==> flow/design.v <==
module clock(clk, reset, ballclk, plateclk, timeclk, refreshclk, dotmatrixclk,goalclk);
input clk;
input reset;
output ballclk, plateclk, timeclk, refreshclk, dotmatrixclk,goalclk;
reg ballclk, plateclk, timeclk, refreshclk, dotmatrixclk,goalclk;
reg [31:0]count1, count2, count3, count4, count5,count6;
always@(posedge clk)
begin
  if(!reset)
  begin
    count1 <= 32'd0; count2 <= 32'd0; count3 <= 32'd0;
    count4 <= 32'd0; count5 <= 32'd0; count6 <= 32'd0;
    timeclk <= 0; ballclk <= 0; plateclk <= 0;
    refreshclk <= 0; dotmatrixclk <= 0; goalclk <= 0;
  end
  else
  begin
   if(count1 == 32'd1000)
   begin
      count1 <= 32'd0;
      timeclk <= 1;
   end
   else
   begin
      count1 <= count1 + 32'd1;
		timeclk <= 0;
	end
	if(count2 == 32'd250)
   begin
      count2 <= 32'd0;
      ballclk <= 1;
   end
   else
   begin
      count2 <= count2 + 32'd1;
		ballclk <= 0;
	end
	if(count3 == 32'd500)
   begin
      count3 <= 32'd0;
      plateclk <= 1;
   end
   else
   begin
      count3 <= count3 + 32'd1;
		plateclk <= 0;
	end
	if(count4 == 32'd25)
   begin
      count4 <= 32'd0;
      refreshclk <= 1;
   end
   else
   begin
      count4 <= count4 + 32'd1;
		refreshclk <= 0;
	end
	if(count5 == 32'd4)
   begin
      count5 <= 32'd0;
      dotmatrixclk <= 1;
   end
   else
   begin
      count5 <= count5 + 32'd1;
		dotmatrixclk <= 0;
	end
	if(count6 == 32'd4000)
   begin
      count6 <= 32'd0;
      goalclk <= 1;
   end
   else
   begin
      count6 <= count6 + 32'd1;
		goalclk <= 0;
	end
  end
end
endmodule 
module plate(reset,clk,en,sw1,sw2,sw3,sw4,nextleftpos,nextrightpos);
input reset,clk,en, sw1, sw2, sw3, sw4;
output [7:0]nextleftpos, nextrightpos;  
reg [7:0]nextleftpos, nextrightpos;
always@(posedge clk)	
begin
	if(!reset)
		nextleftpos <=8'b00111000;
	else if(en)
	begin
		if(sw2)  
		begin
			if(sw1)	 
			begin
				if(nextleftpos == 8'b11100000) 
					nextleftpos <= nextleftpos;
				else 
					nextleftpos <= nextleftpos<<1;	
			end
			else	 
			begin
				if(nextleftpos == 8'b00000111)
					nextleftpos <= nextleftpos;
				else 
					nextleftpos <= nextleftpos>>1;
			end
		end
		else	 
			nextleftpos <= nextleftpos;
	end
end
always@(posedge clk)
begin
	if(!reset)
		nextrightpos<=8'b00111000;
	else if(en)
	begin
		if(sw4)	 
		begin
			if(sw3)	 
			begin	
				if(nextrightpos == 8'b11100000) 
					nextrightpos <= nextrightpos;
				else 
					nextrightpos <= nextrightpos<<1; 
			end
			else	 
			begin
				if(nextrightpos == 8'b00000111)
					nextrightpos <= nextrightpos;
				else 
					nextrightpos <= nextrightpos>>1;
			end
		end
		else	 
		begin
			nextrightpos <= nextrightpos;
		end	
	end
end
endmodule
module sevendisplay	(lscore,rscore,timecount,
							 out1,out2,out3,out4,out5,out6
							 );
input [6:0]lscore,rscore,timecount;  
output  [6:0] out1,out2,out3,out4,out5,out6;  
reg
[3:0]decimal_lscore,digit_lscore,  
decimal_rscore,digit_rscore,  
decimal_timecount,digit_timecount;  
reg
[6:0] out1,out2,out3,out4,out5,out6;
always@(*)	
begin
		decimal_lscore = lscore/10;  
		case(decimal_lscore)
			1:out1=7'b1111001;
			2:out1=7'b0100100;
			3:out1=7'b0110000;
			4:out1=7'b0011001;
			5:out1=7'b0010010;
			6:out1=7'b0000010;
			7:out1=7'b1111000;
			8:out1=7'b0000000;
			9:out1=7'b0010000;
			default:out1=7'b1000000;
		endcase
		digit_lscore = lscore%10;  
		case(digit_lscore)
			1:out2=7'b1111001;
			2:out2=7'b0100100;
			3:out2=7'b0110000;
			4:out2=7'b0011001;
			5:out2=7'b0010010;
			6:out2=7'b0000010;
			7:out2=7'b1111000;
			8:out2=7'b0000000;
			9:out2=7'b0010000;
			default:out2=7'b1000000;
		endcase
end
always@(*)	
begin
		decimal_rscore = rscore/10;
		case(decimal_rscore)
			1:out3=7'b1111001;
			2:out3=7'b0100100;
			3:out3=7'b0110000;
			4:out3=7'b0011001;
			5:out3=7'b0010010;
			6:out3=7'b0000010;
			7:out3=7'b1111000;
			8:out3=7'b0000000;
			9:out3=7'b0010000;
			default:out3=7'b1000000;
		endcase
		digit_rscore = rscore%10;
		case(digit_rscore)
			1:out4=7'b1111001;
			2:out4=7'b0100100;
			3:out4=7'b0110000;
			4:out4=7'b0011001;
			5:out4=7'b0010010;
			6:out4=7'b0000010;
			7:out4=7'b1111000;
			8:out4=7'b0000000;
			9:out4=7'b0010000;
			default:out4=7'b1000000;
		endcase
end
always@(*)	
begin	
		decimal_timecount = timecount/10;
		case(decimal_timecount)
			1:out5=7'b1111001;
			2:out5=7'b0100100;
			3:out5=7'b0110000;
			4:out5=7'b0011001;
			5:out5=7'b0010010;
			6:out5=7'b0000010;
			7:out5=7'b1111000;
			8:out5=7'b0000000;
			9:out5=7'b0010000;
			default:out5=7'b1000000;
		endcase
		digit_timecount = timecount%10;
		case(digit_timecount)
			1:out6=7'b1111001;
			2:out6=7'b0100100;
			3:out6=7'b0110000;
			4:out6=7'b0011001;
			5:out6=7'b0010010;
			6:out6=7'b0000010;
			7:out6=7'b1111000;
			8:out6=7'b0000000;
			9:out6=7'b0010000;
			default:out6=7'b1000000;
		endcase
end
endmodule
module dotmatrix(clk,reset,en,gamestate,dot_row,dot0_col,dot1_col,
                      my_plate,enemy_plate,x,y, 
                      rscore,lscore);
    input clk;
    input reset, en;
    input [1:0]gamestate;
    input [3:0]x;
    input [2:0]y;
    input [7:0]my_plate;
    input [7:0]enemy_plate;
    input [6:0]rscore,lscore;
    output [7:0]dot_row;
    output [7:0]dot0_col,dot1_col;
    reg [7:0]dot_row;
    reg [7:0]dot0_col;
    reg [7:0]dot1_col;
    reg [3:0] step;
	 reg [15:0] dot_col;
    always@(posedge clk)
    if(!reset)
    begin
			step = 4'd0;
			dot_row = 8'b11111111;
			{dot0_col,dot1_col} = 16'd0;
			dot_col = 16'd0;
    end
    else if(en)
    begin
			if (step == 4'd0) 
				step = 4'd15;
			else 
				step = step - 4'd1;
			dot_row = 8'b11111111;
			{dot0_col,dot1_col} = dot_col;
			dot_col = 16'b00000000_00000000;
			case(gamestate)
				0: 
				begin
					dot_col[step] = 1;
					case (step)
						15:dot_row=8'b11111111;
						14:dot_row=8'b00011111;
						13:dot_row=8'b10111111;
						12:dot_row=8'b00011111;
						11:dot_row=8'b11111000;
						10:dot_row=8'b11111010;
						9: dot_row=8'b11111000;
						8: dot_row=8'b00011111;
						7: dot_row=8'b01011111;
						6: dot_row=8'b01011111;
						5: dot_row=8'b11111000;
						4: dot_row=8'b11111101;
						3: dot_row=8'b11111010;
						2: dot_row=8'b01111111;
						1: dot_row=8'b10011111;
						0: dot_row=8'b01111111;
					endcase	
				end
            1: 
            begin
					dot_col[step] = 1;
					case(x)
						1:
						case (step)
							14:dot_row= ~enemy_plate;
							15:dot_row= ~my_plate;
							13:dot_row= ~(8'b00000001<<y);
							12:dot_row=8'b11111111;
							11:dot_row=8'b11111111;
							10:dot_row=8'b11111111;
							9: dot_row=8'b11111111;
							8: dot_row=8'b11111111;
							7: dot_row=8'b11111111;
							6: dot_row=8'b11111111;
							5: dot_row=8'b11111111;
							4: dot_row=8'b11111111;
							3: dot_row=8'b11111111;
							2: dot_row=8'b11111111;
							1: dot_row=8'b11111111;
							0: dot_row=8'b11111111;
						endcase	
						2:
						case (step)
							14:dot_row= ~enemy_plate;
							15:dot_row= ~my_plate;
							13:dot_row=8'b11111111;
							12:dot_row= ~(8'b00000001<<y);
							11:dot_row=8'b11111111;
							10:dot_row=8'b11111111;
							9: dot_row=8'b11111111;
							8: dot_row=8'b11111111;
							7: dot_row=8'b11111111;
							6: dot_row=8'b11111111;
							5: dot_row=8'b11111111;
							4: dot_row=8'b11111111;
							3: dot_row=8'b11111111;
							2: dot_row=8'b11111111;
							1: dot_row=8'b11111111;
							0: dot_row=8'b11111111;
						endcase	
						3:
						case (step)
							14:dot_row= ~enemy_plate;
							15:dot_row= ~my_plate;
							13:dot_row=8'b11111111;
							12:dot_row=8'b11111111; 
							11:dot_row=~(8'b00000001<<y);
							10:dot_row=8'b11111111;
							9: dot_row=8'b11111111;
							8: dot_row=8'b11111111;
							7: dot_row=8'b11111111;
							6: dot_row=8'b11111111;
							5: dot_row=8'b11111111;
							4: dot_row=8'b11111111;
							3: dot_row=8'b11111111;
							2: dot_row=8'b11111111;
							1: dot_row=8'b11111111;
							0: dot_row=8'b11111111;
						endcase
						4:
						case (step)
							14:dot_row= ~enemy_plate;
							15:dot_row= ~my_plate;
							13:dot_row=8'b11111111;
							12:dot_row=8'b11111111; 
							11:dot_row=8'b11111111; 
							10:dot_row=~(8'b00000001<<y);
							9: dot_row=8'b11111111;
							8: dot_row=8'b11111111;
							7: dot_row=8'b11111111;
							6: dot_row=8'b11111111;
							5: dot_row=8'b11111111;
							4: dot_row=8'b11111111;
							3: dot_row=8'b11111111;
							2: dot_row=8'b11111111;
							1: dot_row=8'b11111111;
							0: dot_row=8'b11111111;
						endcase	
						5:
						case (step)
							14:dot_row= ~enemy_plate;
							15:dot_row= ~my_plate;
							13:dot_row=8'b11111111;
							12:dot_row=8'b11111111; 
							11:dot_row=8'b11111111; 
							10:dot_row=8'b11111111;
							9: dot_row=~(8'b00000001<<y);
							8: dot_row=8'b11111111;
							7: dot_row=8'b11111111;
							6: dot_row=8'b11111111;
							5: dot_row=8'b11111111;
							4: dot_row=8'b11111111;
							3: dot_row=8'b11111111;
							2: dot_row=8'b11111111;
							1: dot_row=8'b11111111;
							0: dot_row=8'b11111111;
						endcase	
						6:
						case (step)
							14:dot_row= ~enemy_plate;
							15:dot_row= ~my_plate;
							13:dot_row=8'b11111111;
							12:dot_row=8'b11111111; 
							11:dot_row=8'b11111111; 
							10:dot_row=8'b11111111;
							9: dot_row=8'b11111111;
							8: dot_row=~(8'b00000001<<y);
							7: dot_row=8'b11111111;
							6: dot_row=8'b11111111;
							5: dot_row=8'b11111111;
							4: dot_row=8'b11111111;
							3: dot_row=8'b11111111;
							2: dot_row=8'b11111111;
							1: dot_row=8'b11111111;
							0: dot_row=8'b11111111;	
						endcase	
						7:
						case (step)
							14:dot_row= ~enemy_plate;
							15:dot_row= ~my_plate;
							13:dot_row=8'b11111111;
							12:dot_row=8'b11111111; 
							11:dot_row=8'b11111111; 
							10:dot_row=8'b11111111;
							9: dot_row=8'b11111111;
							8: dot_row=8'b11111111;
							7: dot_row=~(8'b00000001<<y);
							6: dot_row=8'b11111111;
							5: dot_row=8'b11111111;
							4: dot_row=8'b11111111;
							3: dot_row=8'b11111111;
							2: dot_row=8'b11111111;
							1: dot_row=8'b11111111;
							0: dot_row=8'b11111111;
						endcase	
						8:
						case (step)
							14:dot_row= ~enemy_plate;
							15:dot_row= ~my_plate;
							13:dot_row=8'b11111111;
							12:dot_row=8'b11111111; 
							11:dot_row=8'b11111111; 
							10:dot_row=8'b11111111;
							9: dot_row=8'b11111111;
							8: dot_row=8'b11111111;
							7: dot_row=8'b11111111;
							6: dot_row=~(8'b00000001<<y);
							5: dot_row=8'b11111111;
							4: dot_row=8'b11111111;
							3: dot_row=8'b11111111;
							2: dot_row=8'b11111111;
							1: dot_row=8'b11111111;
							0: dot_row=8'b11111111;
						endcase	
						9:
						case (step)
							14:dot_row= ~enemy_plate;
							15:dot_row= ~my_plate;
							13:dot_row=8'b11111111;
							12:dot_row=8'b11111111; 
							11:dot_row=8'b11111111; 
							10:dot_row=8'b11111111;
							9: dot_row=8'b11111111;
							8: dot_row=8'b11111111;
							7: dot_row=8'b11111111;
							6: dot_row=8'b11111111;
							5: dot_row=~(8'b00000001<<y);
							4: dot_row=8'b11111111;
							3: dot_row=8'b11111111;
							2: dot_row=8'b11111111;
							1: dot_row=8'b11111111;
							0: dot_row=8'b11111111;
						endcase	
						10:
						case (step)
							14:dot_row= ~enemy_plate;
							15:dot_row= ~my_plate;
							13:dot_row=8'b11111111;
							12:dot_row=8'b11111111; 
							11:dot_row=8'b11111111; 
							10:dot_row=8'b11111111;
							9: dot_row=8'b11111111;
							8: dot_row=8'b11111111;
							7: dot_row=8'b11111111;
							6: dot_row=8'b11111111;
							5: dot_row=8'b11111111;
							4: dot_row=~(8'b00000001<<y);
							3: dot_row=8'b11111111;
							2: dot_row=8'b11111111;
							1: dot_row=8'b11111111;
							0: dot_row=8'b11111111;
						endcase	
						11:
						case (step)
							14:dot_row= ~enemy_plate;
							15:dot_row= ~my_plate;
							13:dot_row=8'b11111111;
							12:dot_row=8'b11111111; 
							11:dot_row=8'b11111111; 
							10:dot_row=8'b11111111;
							9: dot_row=8'b11111111;
							8: dot_row=8'b11111111;
							7: dot_row=8'b11111111;
							6: dot_row=8'b11111111;
							5: dot_row=8'b11111111;
							4: dot_row=8'b11111111;
							3: dot_row=~(8'b00000001<<y);
							2: dot_row=8'b11111111;
							1: dot_row=8'b11111111;
							0: dot_row=8'b11111111;
						endcase	
						12:
						case (step)
							14:dot_row= ~enemy_plate;
							15:dot_row= ~my_plate;
							13:dot_row=8'b11111111;
							12:dot_row=8'b11111111; 
							11:dot_row=8'b11111111; 
							10:dot_row=8'b11111111;
							9: dot_row=8'b11111111;
							8: dot_row=8'b11111111;
							7: dot_row=8'b11111111;
							6: dot_row=8'b11111111;
							5: dot_row=8'b11111111;
							4: dot_row=8'b11111111;
							3: dot_row=8'b11111111;
							2: dot_row=~(8'b00000001<<y);
							1: dot_row=8'b11111111;
							0: dot_row=8'b11111111;
						endcase	
						13:
						case (step)
							14:dot_row= ~enemy_plate;
							15:dot_row= ~my_plate;
							13:dot_row=8'b11111111;
							12:dot_row=8'b11111111; 
							11:dot_row=8'b11111111; 
							10:dot_row=8'b11111111;
							9: dot_row=8'b11111111;
							8: dot_row=8'b11111111;
							7: dot_row=8'b11111111;
							6: dot_row=8'b11111111;
							5: dot_row=8'b11111111;
							4: dot_row=8'b11111111;
							3: dot_row=8'b11111111;
							2: dot_row=8'b11111111;
							1: dot_row=~(8'b00000001<<y);
							0: dot_row=8'b11111111;
						endcase	
						14:
						case (step)
							14:dot_row= ~enemy_plate;
							15:dot_row= ~my_plate;
							13:dot_row=8'b11111111;
							12:dot_row=8'b11111111; 
							11:dot_row=8'b11111111; 
							10:dot_row=8'b11111111;
							9: dot_row=8'b11111111;
							8: dot_row=8'b11111111;
							7: dot_row=8'b11111111;
							6: dot_row=8'b11111111;
							5: dot_row=8'b11111111;
							4: dot_row=8'b11111111;
							3: dot_row=8'b11111111;
							2: dot_row=8'b11111111;
							1: dot_row=8'b11111111;
							0: dot_row=~(8'b00000001<<y);
						endcase	
					endcase      
            end 
            2:
            begin
               if(rscore == lscore)
					begin
						dot_col[step] = 1;
						case (step)
							15:dot_row=8'b11111111;
							14:dot_row=8'b11111111;
							13:dot_row=8'b10000001;
							12:dot_row=8'b10111110;
							11:dot_row=8'b10111110;
							10:dot_row=8'b11011101;
							9: dot_row=8'b11100011;
							8: dot_row=8'b11111111;
							7: dot_row=8'b11111111;
							6: dot_row=8'b11111111;
							5: dot_row=8'b10000001;
							4: dot_row=8'b10111110;
							3: dot_row=8'b10111110;
							2: dot_row=8'b11011101;
							1: dot_row=8'b11100011;
							0: dot_row=8'b11111111;
						endcase	
					end
               else if(rscore > lscore) 
               begin
						dot_col[step] = 1;
						case (step)
							15:dot_row=8'b11111111;
							14:dot_row=8'b11111111;
							13:dot_row=8'b11111111;
							12:dot_row=8'b11111111;
							11:dot_row=8'b11111111;
							10:dot_row=8'b11111111;
							9: dot_row=8'b11111111;
							8: dot_row=8'b11111111;
							7: dot_row=8'b11111111;
							6: dot_row=8'b10001111;
							5: dot_row=8'b11100011;
							4: dot_row=8'b11111001;
							3: dot_row=8'b11000111;
							2: dot_row=8'b11111001;
							1: dot_row=8'b11100011;
							0: dot_row=8'b10001111;
						endcase	
					end               
               else
					begin
						dot_col[step] = 1;
						case (step)
							15:dot_row=8'b11111111;
							14:dot_row=8'b10001111;
							13:dot_row=8'b11100011;
							12:dot_row=8'b11111001;
							11:dot_row=8'b11000111;
							10:dot_row=8'b11111001;
							9: dot_row=8'b11100011;
							8: dot_row=8'b10001111;
							7: dot_row=8'b11111111;
							6: dot_row=8'b11111111;
							5: dot_row=8'b11111111;
							4: dot_row=8'b11111111;
							3: dot_row=8'b11111111;
							2: dot_row=8'b11111111;
							1: dot_row=8'b11111111;
							0: dot_row=8'b11111111;
						endcase	
					end	
            end
        endcase 
   end      
endmodule 
module Final_Project(reset,sw1,sw2,sw3,sw4,FPGA_clk,dot_row,dot0_col,dot1_col,
							out1, out2, out3, out4, out5, out6);
input FPGA_clk;	 
input reset, sw1, sw2, sw3, sw4; 
output [7:0]dot_row, dot0_col, dot1_col;
output [6:0]out1, out2, out3, out4, out5, out6;
reg [3:0]x;	 
reg move_x;	 
reg [1:0]move_y;	 
reg [2:0]y;	 
reg [1:0]gamestate;	 
reg [6:0]timecount;  
reg [6:0]lscore, rscore;
reg [3:0]x_q;
reg [2:0]y_q;
reg [1:0]gamestate_q;
reg [6:0]lscore_q, rscore_q;
wire [7:0]my_plate, enemy_plate; 
wire ballclk;
wire plateclk;
wire timeclk;
wire refreshclk;	
wire dotmatrixclk;
wire goalclk;
wire [7:0]dot_row, dot0_col, dot1_col;
wire [6:0]out1, out2, out3, out4, out5, out6;
dotmatrix DOT(.clk(FPGA_clk), .reset(reset), .en(dotmatrixclk), .gamestate(gamestate_q), .dot_row(dot_row), 
				  .dot0_col(dot0_col), .dot1_col(dot1_col), .my_plate(my_plate),
				  .rscore(rscore_q), .lscore(lscore_q),
				  .enemy_plate(enemy_plate), .x(x_q), .y(y_q));
plate PLA (.reset(reset), .clk(FPGA_clk), .en(plateclk), .sw1(sw1), .sw2(sw2), .sw3(sw3), .sw4(sw4), 
			  .nextleftpos(my_plate), .nextrightpos(enemy_plate));
sevendisplay SEV(.lscore(lscore), .rscore(rscore), .timecount(timecount),
					  .out1(out1), .out2(out2), .out3(out3), .out4(out4),
					  .out5(out5), .out6(out6));
clock CLK(.clk(FPGA_clk), .reset(reset), .ballclk(ballclk), .plateclk(plateclk),
			 .timeclk(timeclk), .refreshclk(refreshclk), .dotmatrixclk(dotmatrixclk),.goalclk(goalclk));	
	always@(posedge FPGA_clk) 	 
	begin						 
		if(!reset)				 
		begin
			timecount = 7'd5;
			move_x = 1'b1;
			move_y = 2'd2;
			x = 4'd14;
			y = 3'd3;
			lscore = 0;
			rscore = 0;
			gamestate = 2'd0;
		end
		else						 
		begin					 
			if(gamestate == 2'd0)	
			begin
				if(timeclk)
				begin
					if(timecount == 7'd0)
					begin
						timecount = 7'd99; 
						gamestate = 2'd1;
					end
					else
					begin
						if(timeclk)
						begin	
							timecount = timecount - 7'd1;
						end
						else
							timecount = timecount;
					end	
				end
				else
				begin
					timecount = timecount;
				end
			end
			else if(gamestate == 2'd1)	
			begin	
				if(timeclk)
				begin
					if(timecount == 7'd0)
							gamestate = 2'd2;
					else
					begin
							timecount = timecount - 7'd1;
					end
				end
				if(ballclk)
				begin	
					case(move_x)			 
					0:
					begin
						if(x == 4'd14)
						begin
							move_x = 1'd1;
							if((my_plate >> y) == 3'd7) 
							begin
								move_y = 2'd1;
								if(y == 3'd0)
									move_y = 2'd3;	
							end
							else if((my_plate >> y) == 3'd3)
								move_y = 2'd2;
							else if((my_plate >> y) == 3'd1)
							begin
								move_y = 2'd3;
								if(y == 3'd7)
									move_y = 2'd1;
							end
							else
							begin
								lscore = lscore + 7'd1;
								gamestate = 2'd3; 
							end	
						end									
						else
							move_x = 1'd0;
						x = x + 4'd1;
						end
					1:							 
					begin
						if(x == 4'd1)
						begin
							move_x = 1'd0;
							if((enemy_plate >> y) == 3'd7)
							begin
								move_y = 2'd1;
								if(y == 3'd0)
									move_y = 2'd3;	
							end
							else if((enemy_plate >> y) == 3'd3)
								move_y = 2'd2;
							else if((enemy_plate >> y) == 3'd1)
							begin
								move_y = 2'd3;
								if(y == 3'd7)
									move_y = 2'd1;
							end
							else
							begin
								rscore = rscore + 7'd1;
								gamestate = 2'd3; 
							end
						end
						else
							move_x = 1'd1;
						x = x - 4'd1;
					end
					endcase	
					if(move_y == 2'd1)			 
					begin
						if(y == 3'd0)
							move_y = 2'd3;
						else	
							y = y - 3'd1;
					end	
					else if(move_y == 2'd3)
					begin
						if(y == 3'd7)
							move_y = 2'd1;
						else
							y = y + 3'd1;
					end
					else
						y = y;
				end
				else
				begin
					move_x = move_x;
					move_y = move_y;
					x = x;
					y = y;
				end
			end
			else if (gamestate == 2'd2)
			begin
				rscore = rscore;
				lscore = lscore;
				timecount = timecount;
			end
			else 
			begin
				if(goalclk)
				begin
					move_x = 1'b1;
					move_y = 2'd2;
					x = 4'd14;
					y = 3'd3;
					gamestate = 2'd1;
				end
				else
					gamestate = 2'd3;
			end
		end
		x_q <= x;
		y_q <= y;
		gamestate_q <= gamestate;
		lscore_q <= lscore;
		rscore_q <= rscore;
	end
endmodule 
## Reports on Final_Project

What the tools print for Final_Project, step after step.
Lines are those of the file above, counted from 1.
Operators carry their Yosys type and port widths (W data, S select, Z words).
Library cell names are shortened.
Not given: -

| set-up | value |
|---|---|
| design top | Final_Project |
| clock port | FPGA_clk |
| library | sky130hd |
| corner | tt_025C_1v80 |

## Word level

Source: Yosys, flattened and elaborated, memories not mapped. Widths are those after wreduce. Registers that Yosys merges into a memory's read port (data or address) are not register bits. Print and check cells do not count.
Yosys's memory passes give these memory sizes; they may raise the number of words (mostly to a power of two), join words into wider ones and drop unused or constant bits.

| operators by class | value |
|---|---|
| add/subtract/negate cells | 14 |
| div/mod/pow operators | 6 |
| order comparisons | 1 |
| equal/unequal tests | 71 |
| shift-type cells | 4 |
| mux-type cells | 110 |
| bitwise operators | 6 |
| reduce/logical cells | 35 |

Operators by type and width:

| operator | number |
|---|---|
| $pmux W8 S4 | 14 |
| $div A7 B4 Y32 const B | 3 |
| $mod A7 B4 Y32 const B | 3 |
| $reduce_or A13 Y1 | 14 |
| $add A32 B1 Y32 const B | 5 |
| $pmux W8 S14 | 1 |
| $mux W7 | 16 |
| $mux W2 | 39 |
| $mux W8 | 8 |
| $eq A4 B4 Y1 const B | 15 |
| $eq A32 B10 Y1 const B | 1 |
| $eq A32 B12 Y1 const B | 1 |
| $eq A32 B3 Y1 const B | 1 |
| $eq A32 B8 Y1 const B | 1 |
| $eq A32 B9 Y1 const B | 1 |
| $eq A4 B3 Y1 const B | 8 |
| $eq A8 B3 Y1 const B | 4 |
| $mux W4 | 7 |
| $ne A2 B2 Y1 const B | 13 |
| $not A8 Y8 | 3 |
| $pmux W8 S3 | 1 |
| $mux W3 | 8 |
| $shift A1 B5 Y16 const A | 1 |
| $eq A4 B2 Y1 const B | 4 |
| $eq A8 B1 Y1 const B | 2 |
| $eq A8 B2 Y1 const B | 2 |
| $shr A8 B3 Y8 | 2 |
| $eq A8 B8 Y1 const B | 2 |

Not listed: further kinds 35, cells in them 67.

| word-level totals | value |
|---|---|
| bits in registers | 258 |
| bits in read-only memories | 1072 |
| memories | 10 |
| bits of input ports | 6 |
| output and inout bits | 66 |

Memories:

| name | depth | width | rd ports | wr ports | RTL line | text |
|---|---|---|---|---|---|---|
| (no name shown) | 16 | 7 | 1 | 0 | 576 | `case (step)` |
| (no name shown) | 16 | 7 | 1 | 0 | 214 | `case(decimal_timecount)` |
| (no name shown) | 16 | 7 | 1 | 0 | 227 | `case(digit_timecount)` |
| (no name shown) | 16 | 7 | 1 | 0 | 185 |  |
| (no name shown) | 16 | 7 | 1 | 0 | 198 |  |
| (no name shown) | 16 | 7 | 1 | 0 | 156 |  |

Further memories, not shown: 4.

## Logic depth

Yosys ltp: most cells in a row. Word level: on the elaborated netlist, between registers, memories and ports. Mapped: between sequential cells and ports; inverters and the memories' decode and read muxes count.

| logic depth | value |
|---|---|
| depth in word-level cells | 16 |
| ABC_AREA | 0 |
| gate-level depth with buffers | 17 |

## Mapped cells and area

The flow's flattened synthesis, as Yosys stat reports it; memories are mapped. The netlist is that of the ABC_AREA named above (0 if unset); the other value can give another one.

Cells by type:

| cell | number | area in all (um^2) |
|---|---|---|
| dfxtp_1 | 263 | 5265.05 |
| nor2_1 | 324 | 1.22E+03 |
| a21oi_1 | 233 | 1.17E+03 |
| xor2_1 | 110 | 963.424 |
| nand2_1 | 225 | 844.56 |
| ha_1 | 67 | 838.304 |
| xnor2_1 | 63 | 551.779 |
| mux2i_1 | 53 | 530.509 |
| nand3_1 | 98 | 490.47 |
| o21ai_0 | 87 | 435.418 |
| clkbuf_1 | 109 | 409.142 |
| and3_1 | 50 | 312.8 |
| nand4_1 | 46 | 287.776 |
| a211oi_1 | 38 | 285.274 |
| nor4_1 | 41 | 256.496 |
| nor3_1 | 50 | 250.24 |
| inv_1 | 65 | 243.984 |
| nor2b_1 | 33 | 206.448 |

Other cell types: 85; their cells: 443.

| mapped netlist | value |
|---|---|
| mapped cells | 2398 |
| mapped area | 17962.2 um^2 |
| area of sequential cells | 5265.0 um^2 |
| flip-flops | 263 |
| buffer cells | 145 |

The figures by module come from a second, unflattened synthesis with its own total; it is not the netlist above.

| unflattened totals | value |
|---|---|
| cell total of the unflattened synthesis | 2759 |
| area total of the unflattened synthesis | 21229.1 um^2 |

Rows give one instance, submodules left out.

By module:

| module | times used | cells | area (um^2) | sequential area (um^2) |
|---|---|---|---|---|
| clock | 1 | 1117 | 9382.7 | 3963.8 |
| dotmatrix | 1 | 772 | 5286.3 | 880.8 |
| Final_Project | 1 | 358 | 2855.2 | 720.7 |
| sevendisplay | 1 | 421 | 2810.2 | 0.0 |
| plate | 1 | 91 | 894.6 | 320.3 |

## Timing after synthesis

Source: OpenSTA report_checks on the synthesized netlist (no wires, ideal clock, input and output delay 20% of the period each), path of least setup slack; recovery checks are left aside. Register names are those of the netlist, which keeps one name where synthesis merged equal registers.

| path after synthesis | value |
|---|---|
| path kind | flip-flop to output port |
| start point | register timecount[5] |
| end point | output out6[1] |
| clock period | 10.0 ns |
| external output delay | 2.000 ns |
| arrival time | 3.321 ns |
| slack | 4.679 ns |
| delay of the path | 3.321 ns |
| stages on the path | 15 |
| buffers on the path | 1 |
| synthesis period reached | 5.321 ns |

"delay of the path" is the arrival time less input delay plus setup time.
A path that ends at an output port has no setup time.
"stages on the path": output pins that drive a net of the path, with the launching flip-flop's if there is one; two outputs of one cell count as two.
"synthesis period reached" = period - worst setup slack (recovery checks aside). The figure is calculated, with input and output delays left at 20% of the set period.
The rows between start and end are the longest chain of elaborated cells between them; the timing report does not say that the signal goes this way. Where chains are equally long, one stands for them.
A line is the first line of the expression or statement that the cell stems from. Yosys adds cells for indexed reads and writes and turns some case tables into memories.
The chain passes a memory read, where the word-level depth is cut; so it can be longer than that depth.
At most two assigning lines are given for a register; there are more.

| on the way, after synthesis | value |
|---|---|
| cells stage by stage | dfxtp_1 > buf_2 > nor2_1 > inv_2 > ha_1 > nand3b_1 > a22oi_2 > maj3_1 > nand2_1 > o311ai_2 > xnor2_1 > ha_1 > or2_2 > mux2_2 > nor3b_1 |
| cells in the longest elaborated chain | 2 |
| elaborated cells on any way between the ends | 2 |
| source lines of those cells | 2 |
| classes of those cells | div: 1; memory: 1 |

RTL lines, path after synthesis:

| element | RTL line | text |
|---|---|---|
| start, declared | 654 | `reg [6:0]timecount;` |
| start, assigned | 708 | `timecount = timecount - 7'd1;` |
| start, assigned | 711 | `timecount = timecount;` |
| $mod A7 B4 Y32 | 226 | `digit_timecount = timecount%10;` |
| $mem_v2 Z16 W7 | 227 | `case(digit_timecount)` |
| end, declared | 648 | `output [6:0]out1, out2, out3, out4, out5, out6;` |

## Worst path after layout

Path of least setup slack in the final report of flow run A (OpenROAD, finished layout, wires in). Where an end is a register, its clock arrival counts in the times.

| path post-layout | value |
|---|---|
| path kind | flip-flop to output port |
| start point | register (name not given) |
| end point | output out4[6] |
| clock period | 11.0 ns |
| external output delay | 2.20 ns |
| arrival time | 5.11 ns |
| slack | 3.69 ns |
| stages on the path | 17 |
| buffers on the path | 1 |

The rows between start and end are the longest chain of elaborated cells between them; the timing report does not say that the signal goes this way. Where chains are equally long, one stands for them.
The chain passes a memory read, where the word-level depth is cut; so it can be longer than that depth.

| on the way, post-layout | value |
|---|---|
| cells stage by stage | dfxtp_1 > nor2_1 > inv_1 > ha_1 > nand2b_1 > o21ai_1 > o21ai_1 > a21boi_4 > o221ai_1 > a21o_1 > a21o_1 > inv_2 > mux2i_1 > nor2_1 > a211oi_1 > a21oi_1 > clkdlybuf4s50_1 |
| cells in the longest elaborated chain | 2 |
| elaborated cells on any way between the ends | 2 |
| source lines of those cells | 2 |
| classes of those cells | div: 1; memory: 1 |

RTL lines, path post-layout:

| element | RTL line | text |
|---|---|---|
| start, declared | 655 |  |
| start, assigned | 783 |  |
| start, assigned | 819 |  |
| $mod A7 B4 Y32 | 197 |  |
| $mem_v2 Z16 W7 | 198 |  |
| end, declared | 648 | `output [6:0]out1, out2, out3, out4, out5, out6;` |

Appendix: measured runs

Below are 3 stored runs of the flow (Yosys, OpenROAD; platform sky130hd) on Final_Project, each with its settings and what was measured, unordered. Constraints: input delay and output delay 20% of the set period each, output load 0.01 pF.
By "period reached" is meant the clock period of the run minus its worst setup slack. This is arithmetic on one report: input and output delays are still those of the set period (20% each).
"time of the worst setup path": the worst setup path's part of the clock period (all of it between registers, 20% less for each end at a port) less its slack. A launch clock that arrives late makes it longer, a capture clock that arrives late makes it shorter.

#### Flow run A

| setting | value |
|---|---|
| ABC_AREA | `0` |
| CAP_MARGIN | `35` |
| CORE_ASPECT_RATIO | `1.88` |
| CORE_UTILIZATION | `24` |
| GPL_ROUTABILITY_DRIVEN | `0` |
| HOLD_SLACK_MARGIN | `-0.09` |
| PLACE_DENSITY_LB_ADDON | `0.26` |
| SETUP_SLACK_MARGIN | `-0.16` |
| period_ns | `11.0` |
| CORE_MARGIN | `2` |
| SLEW_MARGIN | `20` |

| result | value |
|---|---|
| Yosys chip area after synthesis | 17962.2 um^2 |
| setup total negative slack | 0.000 ns |
| total die area | 77157.3 um^2 |
| time of the worst setup path | 5.11 ns |
| worst setup path kind | flip-flop to output port |
| utilization after layout | 27.6% |
| standard-cell area after routing | 20498.4 um^2 |
| setup slack of the worst path | 3.692 ns |
| period reached | 7.308 ns |

#### Flow run B

| setting | value |
|---|---|
| ABC_AREA | `1` |
| CORE_ASPECT_RATIO | `1.02` |
| CORE_UTILIZATION | `42` |
| CTS_CLUSTER_DIAMETER | `210` |
| GPL_ROUTABILITY_DRIVEN | `1` |
| GPL_TIMING_DRIVEN | `1` |
| MAX_ROUTING_LAYER | `met5` |
| MIN_ROUTING_LAYER | `met2` |
| PLACE_DENSITY_LB_ADDON | `0.02` |
| TNS_END_PERCENT | `80` |
| period_ns | `4.07` |
| CAP_MARGIN | `20` |
| CORE_MARGIN | `2` |
| SLEW_MARGIN | `20` |

| result | value |
|---|---|
| Yosys chip area after synthesis | 19538.7 um^2 |
| setup total negative slack | -10.317 ns |
| total die area | 48261.3 um^2 |
| time of the worst setup path | 3.63 ns |
| worst setup path kind | flip-flop to output port |
| utilization after layout | 53.0% |
| standard-cell area after routing | 24270.8 um^2 |
| setup slack of the worst path | -0.372 ns |
| period reached | 4.442 ns |

#### Flow run C

| setting | value |
|---|---|
| CORE_UTILIZATION | `40` |
| period_ns | `8.18` |
| CAP_MARGIN | `20` |
| CORE_MARGIN | `2` |
| SLEW_MARGIN | `20` |

| result | value |
|---|---|
| Yosys chip area after synthesis | 17962.2 um^2 |
| setup total negative slack | 0.000 ns |
| total die area | 46617.1 um^2 |
| time of the worst setup path | 5.07 ns |
| worst setup path kind | flip-flop to output port |
| utilization after layout | 45.2% |
| standard-cell area after routing | 20021.7 um^2 |
| setup slack of the worst path | 1.472 ns |
| period reached | 6.708 ns |
